==> flow/design.v <==
`timescale 1ns / 1ps
module RegisterBank(clk,writeEnabled,regAddress1,regAddress2,writeAddress,writeData,pc,dataOut1,dataOut2);
	input logic clk;
	input writeEnabled;  
	input logic [3:0] regAddress1;  
	input logic [3:0] regAddress2;  
	input logic [3:0] writeAddress;  
	input logic [31:0] writeData;  
	input logic [31:0] pc; 
	output logic [31:0] dataOut1;  
	output logic [31:0] dataOut2;  
	logic [31:0] regs [15:0];
	always_ff @(posedge clk) 
		begin
			for (int i = 0; i < 16; i++)
				if(writeEnabled && writeAddress == i) begin
					regs[i] <= writeData;  
				end
		end
	assign dataOut1 = (regAddress1 == 4'b1111) ? pc : regs[regAddress1];  
	assign dataOut2 = (regAddress2 == 4'b1111) ? pc : regs[regAddress2];  
endmodule
==> reports on RegisterBank <==
=== From RTL to reports: RegisterBank ===
Module RegisterBank before and after one edit of its RTL, step after step.
Lines under "unedited" count in the file above, lines under "edited" in the edited file.
"change": "edited" minus "unedited" as printed here. "rel. change": 100 x difference / "unedited".
Operators carry their Yosys type and port widths (W data, S select, Z words).
Cell names lack the library's common part.
The mark n/a stands for no value.

* Top module: RegisterBank
* Clock: clk
* Cell library: sky130hd
* Library corner: tt_025C_1v80

=== Diff ===
The edit as a unified diff against the file above.
The edit is scripted, without regard to the design's behaviour, which it may alter; it was not made to optimise anything.

<pre>
@@ -8,5 +8,5 @@
 	input logic [31:0] writeData;  
 	input logic [31:0] pc; 
-	output logic [31:0] dataOut1;  
+	output logic [15:0] dataOut1;  
 	output logic [31:0] dataOut2;  
 	logic [31:0] regs [15:0];
</pre>

=== Word-level counts ===
Source: Yosys, flattened and elaborated. Widths are those after wreduce; folded enables and synchronous resets count as part of the registers. Registers that Yosys merges into a memory's read port (data or address) are not register bits. Print and check cells do not count. Equal cells are merged and count once.

{| class="wikitable"
|+ Cells by class
! element !! unedited !! edited !! change !! rel. change (%)
|-
| equal/unequal tests || 44 || 44 || 0 || 0.00
|-
| multiplexer cells || 4 || 4 || 0 || 0.00
|-
| reduce/logical cells || 18 || 18 || 0 || 0.00
|}

{| class="wikitable"
|+ Operators with widths
! cell !! unedited !! edited !! change !! rel. change (%)
|-
| $mux W32 || 2 || 1 || -1 || -50.00
|-
| $pmux W32 S15 || 2 || 1 || -1 || -50.00
|-
| $mux W16 || 0 || 1 || +1 || n/a
|-
| $pmux W16 S15 || 0 || 1 || +1 || n/a
|}

Operator kinds equal on both sides are left out: 6.

{| class="wikitable"
|+ Storage and ports
! element !! unedited !! edited !! change !! rel. change (%)
|-
| flip-flop bits (word level) || 480 || 480 || 0 || 0.00
|-
| output and inout bits || 64 || 48 || -16 || -25.00
|-
| elaborated cells || 81 || 81 || 0 || 0.00
|}

=== Longest topological paths ===
Depth = most cells in a row (Yosys ltp): at word level without a register or memory, in the mapped netlist without a sequential cell, where the memories' decode and read muxes count.

{| class="wikitable"
|+ Logic depth
! element !! unedited !! edited !! change !! rel. change (%)
|-
| word-level depth || 3 || 3 || 0 || 0.00
|-
| ABC_AREA || 0 || 0 || n/a || n/a
|-
| depth in mapped cells || 9 || 8 || -1 || -11.11
|}

=== Synthesis result ===
The flow's flattened synthesis, as Yosys stat reports it; memories are mapped. The netlist is that of the ABC_AREA named above (0 if unset); the other value can give another one.

{| class="wikitable"
|+ Mapped netlist
! element !! unedited !! edited !! change !! rel. change (%)
|-
| mapped cells || 1823 || 1536 || -287 || -15.74
|-
| synthesis area (µm²) || 23188.5 || 21275.4 || -1913.1 || -8.25
|-
| sequential area (µm²) || 14413.8 || 14413.8 || 0.0 || 0.00
|-
| mapped flip-flops || 480 || 480 || 0 || 0.00
|-
| buffer cells || 158 || 124 || -34 || -21.52
|}

{| class="wikitable"
|+ Cell types
! type !! unedited !! edited !! change !! rel. change (%)
|-
| mux2i_1 || 88 || 22 || -66 || -75.00
|-
| o22ai_1 || 115 || 77 || -38 || -33.04
|-
| nand2_1 || 120 || 95 || -25 || -20.83
|-
| a22o_1 || 30 || 9 || -21 || -70.00
|-
| a21oi_1 || 106 || 88 || -18 || -16.98
|-
| o2bb2ai_1 || 1 || 19 || +18 || +1800.00
|-
| buf_2 || 77 || 61 || -16 || -20.78
|-
| a221oi_1 || 56 || 40 || -16 || -28.57
|-
| nor3_1 || 28 || 14 || -14 || -50.00
|-
| o22a_1 || 18 || 5 || -13 || -72.22
|-
| buf_4 || 25 || 13 || -12 || -48.00
|-
| a21o_1 || 10 || 0 || -10 || -100.00
|-
| o221ai_1 || 30 || 21 || -9 || -30.00
|-
| nor3_2 || 8 || 0 || -8 || -100.00
|-
| nor3b_1 || 8 || 0 || -8 || -100.00
|-
| o21ai_0 || 97 || 90 || -7 || -7.22
|-
| clkbuf_1 || 33 || 26 || -7 || -21.21
|-
| a31oi_1 || 16 || 9 || -7 || -43.75
|}

Cell types equal on both sides are left out: 10.
Not every row of either side is listed.

=== Path before layout ===
OpenSTA on the mapped netlist: ideal clock, no wires. The path of least setup slack (recovery checks aside). Input and output delay are each 20% of the period. Register names are those of the netlist, which keeps one name where synthesis merged equal registers.

{| class="wikitable"
|+ Timing after synthesis
! element !! unedited !! edited !! change !! rel. change (%)
|-
| kind || in2reg || in2reg || n/a || n/a
|-
| from || input writeAddress[3] || input writeAddress[3] || n/a || n/a
|-
| to || register regs[0][0] || register regs[0][0] || n/a || n/a
|-
| clock period (ns) || 5.0 || 5.0 || 0.0 || 0.00
|-
| input delay (ns) || 1.000 || 1.000 || 0.000 || 0.00
|-
| setup time (ns) || 0.461 || 0.461 || 0.000 || n/a
|-
| launch time at the first pin (ns) || 1.000 || 1.000 || 0.000 || 0.00
|-
| data arrival time (ns) || 3.720 || 3.720 || 0.000 || 0.00
|-
| required time (ns) || 4.539 || 4.539 || 0.000 || 0.00
|-
| slack (ns) || 0.819 || 0.819 || 0.000 || n/a
|-
| path delay (ns) || 3.181 || 3.181 || 0.000 || 0.00
|-
| driving pins on the path || 2 || 2 || 0 || 0.00
|-
| path buffers || 0 || 0 || 0 || n/a
|-
| period reached after synthesis (ns) || 4.181 || 4.181 || 0.000 || 0.00
|}

"path delay" = arrival - input delay + setup time.
"driving pins on the path": output pins that drive a net of the path, with the launching flip-flop's if there is one; two outputs of one cell count as two.
"period reached after synthesis" = period - worst setup slack (recovery checks aside). The figure is calculated, with input and output delays left at 20% of the set period.
Between the ends stands the longest chain of elaborated cells between them, by number of cells; it is not shown to be the way that was timed. Of several equally long chains one is given.
A line is the first line of the expression or statement that the cell stems from. Yosys adds cells for indexed reads and writes and turns some case tables into memories.

Between the ends, after synthesis, unedited:
* Cell sequence: or3b_2 -> nor3_1
* Cells in the longest elaborated chain: 2
* Elaborated cells between the ends (all ways): 2
* Source lines of those cells: 1
* Classes of those cells: reduce/logical: 2

{| class="wikitable"
|+ RTL lines, path after synthesis, unedited
! element !! RTL line !! RTL
|-
| start, declared || 7 || <nowiki>input logic [3:0] writeAddress;</nowiki>
|-
| $logic_not A4 Y1 || 16 || <nowiki>if(writeEnabled && writeAddress == i) begin</nowiki>
|-
| $logic_and A1 B1 Y1 || 16 ||
|-
| end, assigned || 17 || <nowiki>regs[i] <= writeData;</nowiki>
|-
| end, declared || 12 || <nowiki>logic [31:0] regs [15:0];</nowiki>
|}

Between the ends, after synthesis, edited:
* Cell sequence: or3b_2 -> nor3_1
* Cells in the longest elaborated chain: 2
* Elaborated cells between the ends (all ways): 2
* Source lines of those cells: 1
* Classes of those cells: reduce/logical: 2

{| class="wikitable"
|+ RTL lines, path after synthesis, edited
! element !! RTL line !! RTL
|-
| start, declared || 7 || <nowiki>input logic [3:0] writeAddress;</nowiki>
|-
| $logic_not A4 Y1 || 16 || <nowiki>if(writeEnabled && writeAddress == i) begin</nowiki>
|-
| $logic_and A1 B1 Y1 || 16 ||
|-
| end, assigned || 17 || <nowiki>regs[i] <= writeData;</nowiki>
|-
| end, declared || 12 || <nowiki>logic [31:0] regs [15:0];</nowiki>
|}

=== Timing after layout ===
From the final timing report of each run of pair A: the path of least setup slack in the routed layout; clock arrival at registers is part of the times.

{| class="wikitable"
|+ Timing post-layout
! element !! unedited !! edited !! change !! rel. change (%)
|-
| kind || in2out || in2out || n/a || n/a
|-
| from || input regAddress1[2] || input regAddress1[2] || n/a || n/a
|-
| to || output dataOut1[31] || output dataOut1[10] || n/a || n/a
|-
| clock period (ns) || 5.0 || 5.0 || 0.0 || 0.00
|-
| input delay (ns) || 1.00 || 1.00 || 0.00 || 0.00
|-
| output delay (ns) || 1.00 || 1.00 || 0.00 || 0.00
|-
| launch time at the first pin (ns) || 1.00 || 1.00 || 0.00 || 0.00
|-
| data arrival time (ns) || 3.84 || 3.69 || -0.15 || -3.91
|-
| required time (ns) || 4.00 || 4.00 || 0.00 || 0.00
|-
| slack (ns) || 0.16 || 0.31 || +0.15 || n/a
|-
| driving pins on the path || 8 || 7 || -1 || -12.50
|-
| path buffers || 3 || 2 || -1 || -33.33
|}

Between the ends stands the longest chain of elaborated cells between them, by number of cells; it is not shown to be the way that was timed. Of several equally long chains one is given.

Between the ends, post-layout, unedited:
* Cell sequence: buf_2 -> buf_4 -> nand2b_1 -> nor2_1 -> a221o_1 -> a211oi_1 -> a21oi_1 -> clkdlybuf4s50_1
* Cells in the longest elaborated chain: 3
* Elaborated cells between the ends (all ways): 18
* Source lines of those cells: 1
* Classes of those cells: eq/ne: 15; mux: 2; reduce/logical: 1

{| class="wikitable"
|+ RTL lines, path post-layout, unedited
! element !! RTL line !! RTL
|-
| start, declared || 5 || <nowiki>input logic [3:0] regAddress1;</nowiki>
|-
| $eq A4 B4 Y1 || 20 || <nowiki>assign dataOut1 = (regAddress1 == 4'b1111) ? pc : regs[regAddress1];</nowiki>
|-
| $pmux W32 S15 || 20 ||
|-
| $mux W32 || 20 ||
|-
| end, declared || 10 || <nowiki>output logic [31:0] dataOut1;</nowiki>
|}

Between the ends, post-layout, edited:
* Cell sequence: buf_2 -> nor3b_2 -> a22oi_1 -> o221ai_1 -> nor4_1 -> o21ai_1 -> clkdlybuf4s50_1
* Cells in the longest elaborated chain: 3
* Elaborated cells between the ends (all ways): 18
* Source lines of those cells: 1
* Classes of those cells: eq/ne: 15; mux: 2; reduce/logical: 1

{| class="wikitable"
|+ RTL lines, path post-layout, edited
! element !! RTL line !! RTL
|-
| start, declared || 5 || <nowiki>input logic [3:0] regAddress1;</nowiki>
|-
| $eq A4 B4 Y1 || 20 || <nowiki>assign dataOut1 = (regAddress1 == 4'b1111) ? pc : regs[regAddress1];</nowiki>
|-
| $pmux W16 S15 || 20 ||
|-
| $mux W16 || 20 ||
|-
| end, declared || 10 || <nowiki>output logic [15:0] dataOut1;</nowiki>
|}

=== Flow runs ===
Both versions went through the flow (Yosys, OpenROAD) with the same settings in each pair. Constraints: input delay and output delay 20% of the set period each, output load 0.01 pF.

Flow settings, pair A:
* CORE_UTILIZATION: 40
* period_ns: 5.0
* CAP_MARGIN: 20
* CORE_MARGIN: 2
* SLEW_MARGIN: 20

{| class="wikitable"
|+ Results, pair A
! element !! unedited !! edited !! change !! rel. change (%)
|-
| netlist area reported by Yosys (µm²) || 23188.5 || 21275.4 || -1913.1 || -8.25
|-
| full die area (µm²) || 59912.4 || 55048.9 || -4863.5 || -8.12
|-
| std-cell area (final layout) (µm²) || 27719.1 || 25366.8 || -2352.3 || -8.49
|-
| post-layout utilization || 0.482 || 0.483 || +0.001 || n/a
|-
| worst setup slack after layout (ns) || 0.162 || 0.310 || +0.148 || n/a
|-
| summed negative setup slack (ns) || 0.000 || 0.000 || 0.000 || n/a
|-
| final worst hold slack (ns) || 1.290 || 1.278 || -0.012 || n/a
|-
| total design power (W) || 0.009589 || 0.009193 || -0.000396 || -4.13
|-
| reached clock period (ns) || 4.838 || 4.690 || -0.148 || -3.06
|}

Flow settings, pair B:
* ABC_AREA: 1
* CELL_PAD_IN_SITES_GLOBAL_PLACEMENT: 1
* CORE_ASPECT_RATIO: 0.5
* CORE_MARGIN: 6
* CORE_UTILIZATION: 59
* CTS_CLUSTER_SIZE: 94
* PLACE_DENSITY: 0.83
* SETUP_SLACK_MARGIN: -0.48
* period_ns: 7.97
* CAP_MARGIN: 20
* SLEW_MARGIN: 20

{| class="wikitable"
|+ Results, pair B
! element !! unedited !! edited !! change !! rel. change (%)
|-
| netlist area reported by Yosys (µm²) || 25350.6 || 22728.0 || -2622.6 || -10.35
|-
| full die area (µm²) || 48388.4 || 43662.8 || -4725.6 || -9.77
|-
| std-cell area (final layout) (µm²) || 28767.6 || 25991.2 || -2776.4 || -9.65
|-
| post-layout utilization || 0.682 || 0.69 || +0.008 || n/a
|-
| worst setup slack after layout (ns) || 1.305 || 1.351 || +0.046 || n/a
|-
| summed negative setup slack (ns) || 0.000 || 0.000 || 0.000 || n/a
|-
| final worst hold slack (ns) || 1.885 || 1.927 || +0.042 || n/a
|-
| total design power (W) || 0.005632 || 0.005456 || -0.000176 || -3.12
|-
| reached clock period (ns) || 6.665 || 6.619 || -0.046 || -0.69
|}

"reached clock period" is the run's clock period less its worst setup slack. It is reckoned from that one timing run; input and output delays stay at 20% of the period that was set.
"total design power" rests on the timing tool's default activity at the inputs, not on a simulated workload.
